==> flow/design.v <==
module uart_rx
  #(parameter CLKS_PER_BIT = 104)
  (
   input        i_Clock,
   input        i_Rst,
   input        i_Rx_Serial,
   output reg [15:0] o_Rx_Byte,
  output reg square_wave,
  output reg pin1,
  output  reg pin2
  );
  parameter s_IDLE         = 3'b000;
  parameter s_RX_START_BIT = 3'b001;
  parameter s_RX_DATA_BITS = 3'b010;
  parameter s_RX_STOP_BIT  = 3'b011;
  parameter s_CLEANUP      = 3'b100;
  reg  [7:0] data_check;
  reg [7:0] first_8bit;
  reg [7:0] second_8bit;
  reg           r_Rx_Data_R;
  reg           r_Rx_Data;
  reg [15:0]     r_Clock_Count;
  reg [4:0]     r_Bit_Index;  
  reg [15:0]     r_Rx_Byte;
  reg [2:0]     r_SM_Main;
wire [60:0] distZ = 61'hFFFFFFFFFFFFFF;
reg [23:0] counter;
reg toggle;
reg toggle_n;
wire [23:0] store;
wire [15:0] distA;
reg [15:0] distB;
reg stop;
reg [15:0] rpm;
assign distA =40*distZ;
assign store = (rpm == 16'd0) ? 24'hFFFFFF : (18 * 100000)/ rpm;
  always @(posedge i_Clock)
    begin
    if (i_Rst)
    begin
      r_Rx_Data_R <= 1'b1;
      r_Rx_Data   <= 1'b1;
      o_Rx_Byte   <= 16'd0;
      rpm         <= 16'd0;
      counter     <= 24'd0;
      toggle      <= 1'b1;
      distB       <= 16'd0;
      stop        <= 1'b0;
      square_wave <= 1'b1;
      pin1        <= 1'b0;
      pin2        <= 1'b0;
    end
    else
    begin
      r_Rx_Data_R <= i_Rx_Serial;
      r_Rx_Data   <= i_Rx_Serial;
     o_Rx_Byte[15:8] <= second_8bit;
     o_Rx_Byte[7:0] <= first_8bit;
     rpm <= {second_8bit, first_8bit};
toggle_n = toggle;
if (stop==0)
begin
counter <= counter + 1;
if (counter >= store )
begin
toggle_n = ~toggle;
toggle <= toggle_n;
counter<=0;
if (second_8bit[7] == 0)
begin
pin1 <= 0;
pin2 <= 1;
end
else
begin
pin1 <= 1;
pin2 <= 0;
end
if (toggle_n==0)
begin
distB <= distB +1;
end
end
if (distB ==distA)
begin
stop <= 1;
end
else
begin
square_wave <= toggle_n;
end
end
end
end
always @(posedge i_Clock)
begin
    if (i_Rst)
    begin
      r_SM_Main     <= s_IDLE;
      r_Clock_Count <= 16'd0;
      r_Bit_Index   <= 5'd0;
      r_Rx_Byte     <= 16'd0;
      data_check    <= 8'h00;
      first_8bit    <= 8'h00;
      second_8bit   <= 8'h00;
    end
    else
      case (r_SM_Main)
        s_IDLE :
          begin
            r_Clock_Count <= 0;
            r_Bit_Index   <= 0;
            if (r_Rx_Data == 1'b0)           
              r_SM_Main <= s_RX_START_BIT;
            else
              r_SM_Main <= s_IDLE;
          end
        s_RX_START_BIT :
          begin
            if (r_Clock_Count == (CLKS_PER_BIT-1)/2)
              begin
                if (r_Rx_Data == 1'b0)
                  begin
                    r_Clock_Count <= 0;   
                    r_SM_Main     <= s_RX_DATA_BITS;
                  end
                else
                  r_SM_Main <= s_IDLE;
              end
            else
              begin
                r_Clock_Count <= r_Clock_Count + 1;
                r_SM_Main     <= s_RX_START_BIT;
              end
          end  
        s_RX_DATA_BITS :
          begin
            if (r_Clock_Count < CLKS_PER_BIT-1)
              begin
                r_Clock_Count <= r_Clock_Count + 1;
                r_SM_Main     <= s_RX_DATA_BITS;
              end
            else
              begin
                r_Clock_Count          <= 0;
                r_Rx_Byte[r_Bit_Index] <= r_Rx_Data;
                if (r_Bit_Index < 8)
                  begin
                    r_Bit_Index <= r_Bit_Index + 1;
                    r_SM_Main   <= s_RX_DATA_BITS;
                  end
                else
                  begin
						 if (data_check == 8'h01)
						 begin
                   first_8bit <= r_Rx_Byte[7:0];
						 data_check <= 8'h00;
						 end
						 if (data_check == 8'h00)
						 begin
					second_8bit <= r_Rx_Byte[7:0];
						 data_check <= 8'h01;
						 end
                    r_Bit_Index <= 0;
                    r_SM_Main   <= s_RX_STOP_BIT;
                  end
              end
          end  
        s_RX_STOP_BIT :
          begin
            if (r_Clock_Count < CLKS_PER_BIT-1)
              begin
                r_Clock_Count <= r_Clock_Count + 1;
                r_SM_Main     <= s_RX_STOP_BIT;
              end
            else
              begin
                r_Clock_Count <= 0;
                r_SM_Main     <= s_CLEANUP;
              end
          end  
        s_CLEANUP :
          begin
            r_SM_Main <= s_IDLE;
          end
        default :
          r_SM_Main <= s_IDLE;
      endcase
    end
endmodule  
==> reports on uart_rx <==
Step by step through the tools: uart_rx
Each step is given for the RTL above and for the edited RTL.
"before" refers to lines of the RTL above, "after" to lines of the edited file.
"difference": "after" minus "before" as printed here. "relative change": 100 x difference / "before".
Cell names lack the library's common part.
The mark - stands for no value.

design
  design top = uart_rx
  clock port = i_Clock
  library = sky130hd
  library corner = tt_025C_1v80

The edit
Unified diff, file above to edited file.
The edited RTL no longer does the same as the RTL above: the edit was made by script, with no optimisation intended.

begin of diff
@@ -34,5 +34,7 @@
 reg [15:0] rpm;
 assign distA =40*distZ;
-assign store = (rpm == 16'd0) ? 24'hFFFFFF : (18 * 100000)/ rpm;
+reg [23:0] store_d1;
+always @(posedge i_Clock) store_d1 <= (rpm == 16'd0) ? 24'hFFFFFF : (18 * 100000)/ rpm;
+assign store = store_d1;
   always @(posedge i_Clock)
     begin
end of diff

Elaborated design
Yosys after proc, flatten, opt, wreduce and memory -nomap, before mapping. Memory bits, and registers merged into a memory's read port (data or address), are not among the register bits. Print and check cells are not counted. Equal cells are merged and count once.

bit counts
  element                      before  after  difference  relative change (%)
  input bits                   3       3      0           0.00
  elaborated cells             84      84     0           0.00
  output and inout port bits   19      19     0           0.00
  flip-flop bits (word level)  142     166    +24         +16.90

cells by class
  element                before  after  difference  relative change (%)
  reduce/logical cells   16      16     0           0.00
  shift-type cells       2       2      0           0.00
  $add $sub $neg         5       5      0           0.00
  muxes and demuxes      23      22     -1          -4.35
  div/mod/pow operators  1       1      0           0.00
  bitwise operators      8       8      0           0.00
  equal/unequal tests    8       8      0           0.00
  order comparisons      3       3      0           0.00

operators with widths
  kind               before  after  difference  relative change (%)
  24-bit 2-to-1 mux  2       1      -1          -50.00

Operator kinds equal on both sides are left out: 39.

Depth
Yosys ltp: most cells in a row. Word level: on the elaborated netlist, between registers, memories and ports. Mapped: between sequential cells and ports; inverters and the memories' decode and read muxes count.

logic depth
  element                before  after  difference  relative change (%)
  word-level depth       5       5      0           0.00
  ABC_AREA               0       0      -           -
  depth in mapped cells  487     466    -21         -4.31

Mapped cells and area
Yosys stat after the flow's synthesis: flattened, memories mapped to cells. It holds for the ABC_AREA given above (unset counts as 0); a run with the other value may have another netlist.

mapped netlist
  element                before   after    difference  relative change (%)
  buffers                125      120      -5          -4.00
  synthesis area (µm²)   29983.8  30495.5  +511.7      +1.71
  sequential area (µm²)  2282.2   2762.6   +480.4      +21.05
  flip-flops             114      138      +24         +21.05
  cell count             4321     4295     -26         -0.60

cells by type
  type      before  after  difference  relative change (%)
  nor2_1    489     458    -31         -6.34
  o31ai_1   56      84     +28         +50.00
  o21ai_0   267     240    -27         -10.11
  dfxtp_1   114     138    +24         +21.05
  nand3_1   158     135    -23         -14.56
  xor2_1    135     115    -20         -14.81
  a21oi_1   385     367    -18         -4.68
  and2_1    50      68     +18         +36.00
  a21o_1    126     142    +16         +12.70
  xnor2_1   167     152    -15         -8.98
  mux2i_1   39      53     +14         +35.90
  nor2b_1   75      63     -12         -16.00
  a211oi_1  41      53     +12         +29.27
  mux2_4    0       12     +12         -
  or2_2     34      23     -11         -32.35
  a31oi_1   52      42     -10         -19.23
  a21boi_0  19      29     +10         +52.63
  o21a_1    101     109    +8          +7.92

Cell types equal on both sides are left out: 18.
The list need not be complete.

Path before layout
Source: OpenSTA report_checks on the synthesized netlist (no wires, ideal clock, input and output delay 20% of the period each), path of least setup slack; recovery checks are left aside. Register names are those of the netlist, which keeps one name where synthesis merged equal registers.

timing path post-synthesis
  element                        before                after                 difference  relative change (%)
  path kind                      register to register  register to register  -           -
  from                           reg (name not given)  reg (name not given)  -           -
  to                             reg distB[15]         reg store_d1[0]       -           -
  path buffers                   53                    53                    0           0.00
  library setup time (ps)        128                   138                   +10         -
  driving pins on the path       467                   444                   -23         -4.93
  arrival (ps)                   86197                 84652                 -1545       -1.79
  clock period (ps)              100000                100000                0           0.00
  time at the first pin (ps)     0                     0                     0           -
  setup slack (ps)               13676                 15210                 +1534       -
  data required time (ps)        99872                 99862                 -10         -0.01
  path delay (ps)                86325                 84790                 -1535       -1.78
  synthesis period reached (ps)  86324                 84790                 -1534       -1.78

"path delay" = arrival - input delay + setup time.
"driving pins on the path": output pins that drive a net of the path, with the launching flip-flop's if there is one; two outputs of one cell count as two.
"synthesis period reached" is the clock period less the worst setup slack; recovery checks do not enter. This is arithmetic on one report: input and output delays are still those of the set period (20% each).

on the way, post-synthesis, before
  cell sequence = dfxtp_1 buf_2 buf_2 buf_1 inv_1 clkbuf_1 buf_1 clkbuf_1 ha_1 buf_2 nor2b_1 nand3_1 nor4_1 ha_1 a21oi_1 nand4_1 a2111oi_1 ha_1 (+431 left out) a21oi_1 nor2b_1 o21ai_0 nand2b_1 a21oi_1 nor2b_1 o21ai_0 nand2b_1 nor2b_1 and2_1 clkbuf_1 nand2_1 nor3_1 and2_1 and3_1 nand4_1 xor2_1 nor2_1

RTL lines, path post-synthesis, before
  element        RTL line  source
  end, assigned  47        distB       <= 16'd0;
  end, assigned  81        distB <= distB +1;
  end, declared  32        reg [15:0] distB;

before: No chain of elaborated cells between the ends is given.

on the way, post-synthesis, after
  cell sequence = dfxtp_1 clkbuf_1 inv_1 clkbuf_1 clkbuf_1 buf_1 ha_1 clkbuf_1 buf_1 and3_1 and3_1 ha_1 nor3b_1 nand3b_1 a211oi_2 ha_1 o211ai_1 and2_1 (+408 left out) nand3b_1 nor4_2 and3_1 buf_4 buf_12 mux2_4 ha_1 a21o_1 a21o_1 a21oi_1 nor2_1 a211oi_1 nor2_1 nor3_1 and3_1 nand4_1 nor4_1 o2111ai_1

RTL lines, path post-synthesis, after
  element        RTL line  source
  end, assigned  37        always @(posedge i_Clock) store_d1 <= (rpm == 16'd0) ? 24'hFFFFFF : (18 * 100000)/ rpm;
  end, declared  36        reg [23:0] store_d1;

after: No chain of elaborated cells between the ends is given.

Path in the finished layout
Path of least setup slack in the final report of the runs of set A (OpenROAD, finished layout, wires in). Where an end is a register, its clock arrival counts in the times.
The report prints the path's times to 10 ps; the period is as set.

timing path after layout
  element                     before                after                 difference  relative change (%)
  path kind                   register to register  register to register  -           -
  from                        reg (name not given)  reg (name not given)  -           -
  to                          reg distB[11]         reg store_d1[0]       -           -
  data required time (ps)     100290                100310                +20         +0.02
  path buffers                9                     9                     0           0.00
  driving pins on the path    429                   401                   -28         -6.53
  time at the first pin (ps)  420                   420                   0           0.00
  setup slack (ps)            8920                  7960                  -960        -
  arrival (ps)                91370                 92340                 +970        +1.06
  clock period (ps)           100000                100000                0           0.00
  library setup time (ps)     140                   130                   -10         -

on the way, after layout, before
  cell sequence = dfxtp_1 inv_1 buf_6 nand3_1 nor4_1 ha_1 a21oi_1 nand4_1 a2111oi_1 ha_1 a21oi_1 and2_1 nor2_1 mux2_1 ha_1 nor3_1 a2bb2oi_1 a2111oi_1 (+393 left out) a21o_1 a21oi_1 nor2b_1 o21ai_0 nand2b_1 a21oi_1 nor2b_1 o21ai_0 nand2b_1 nor2b_2 and2_1 nand2_1 nor3_1 and2_1 and3_1 nand4_1 xor2_1 nor2_1

RTL lines, path after layout, before
  element        RTL line  source
  end, assigned  47        distB       <= 16'd0;
  end, assigned  81        distB <= distB +1;
  end, declared  32        reg [15:0] distB;

before: No chain of elaborated cells between the ends is given.

on the way, after layout, after
  cell sequence = dfxtp_1 or4_1 nor4_2 and3_1 ha_1 nor3b_1 a22oi_1 nor3_1 ha_1 a21oi_1 and2_1 nand2b_1 mux2i_1 inv_1 ha_1 or3_1 o22ai_1 or3_1 (+365 left out) a21o_1 a21oi_1 nand3b_1 nor4_2 and3_2 mux2_4 ha_1 a21o_1 a21o_1 a21oi_1 nor2_1 a211oi_1 nor2_1 nor3_1 and3_1 nand4_1 nor4_1 o2111ai_1

RTL lines, path after layout, after
  element        RTL line  source
  end, assigned  37        always @(posedge i_Clock) store_d1 <= (rpm == 16'd0) ? 24'hFFFFFF : (18 * 100000)/ rpm;
  end, declared  36        reg [23:0] store_d1;

after: No chain of elaborated cells between the ends is given.

Flow runs
Both versions went through the flow (Yosys, OpenROAD) with the same settings in each pair. Constraints: input delay and output delay 20% of the set period each, output load 0.01 pF.

flow settings, set A
  period_ns = 100.0
  CAP_MARGIN = 20
  CORE_MARGIN = 2
  CORE_UTILIZATION = 40
  SLEW_MARGIN = 20

results, set A
  element                              before   after    difference  relative change (%)
  worst setup slack after layout (ps)  8916     7964     -952        -
  utilization in the final report (%)  43.1     42.7     -0.4        -
  synthesized cell area (µm²)          29983.8  30495.5  +511.7      +1.71
  overall die area (µm²)               77164.5  78464.4  +1299.9     +1.68
  worst hold slack after layout (ps)   416      436      +20         -
  std-cell area (final layout) (µm²)   32067.0  32322.2  +255.2      +0.80
  reached clock period (ps)            91084    92036    +952        +1.05
  setup total negative slack (ps)      0        0        0           -

flow settings, set B
  CELL_PAD_IN_SITES_DETAIL_PLACEMENT = 1
  CORE_ASPECT_RATIO = 0.64
  CORE_UTILIZATION = 25
  GPL_ROUTABILITY_DRIVEN = 0
  GPL_TIMING_DRIVEN = 1
  HOLD_SLACK_MARGIN = 0.29
  MAX_ROUTING_LAYER = met4
  MIN_ROUTING_LAYER = met1
  PLACE_DENSITY_LB_ADDON = 0.17
  period_ns = 93.5
  CAP_MARGIN = 20
  CORE_MARGIN = 2
  SLEW_MARGIN = 20

results, set B
  element                              before    after     difference  relative change (%)
  worst setup slack after layout (ps)  7021      6861      -160        -
  utilization in the final report (%)  28.3      28.2      -0.1        -
  synthesized cell area (µm²)          29983.8   30495.5   +511.7      +1.71
  overall die area (µm²)               122792.0  124861.0  +2069.0     +1.68
  worst hold slack after layout (ps)   427       421       -6          -
  std-cell area (final layout) (µm²)   33597.2   34125.2   +528.0      +1.57
  reached clock period (ps)            86479     86639     +160        +0.19
  setup total negative slack (ps)      0         0         0           -

"reached clock period" is the run's clock period less its worst setup slack. It is reckoned from that one timing run; input and output delays stay at 20% of the period that was set.
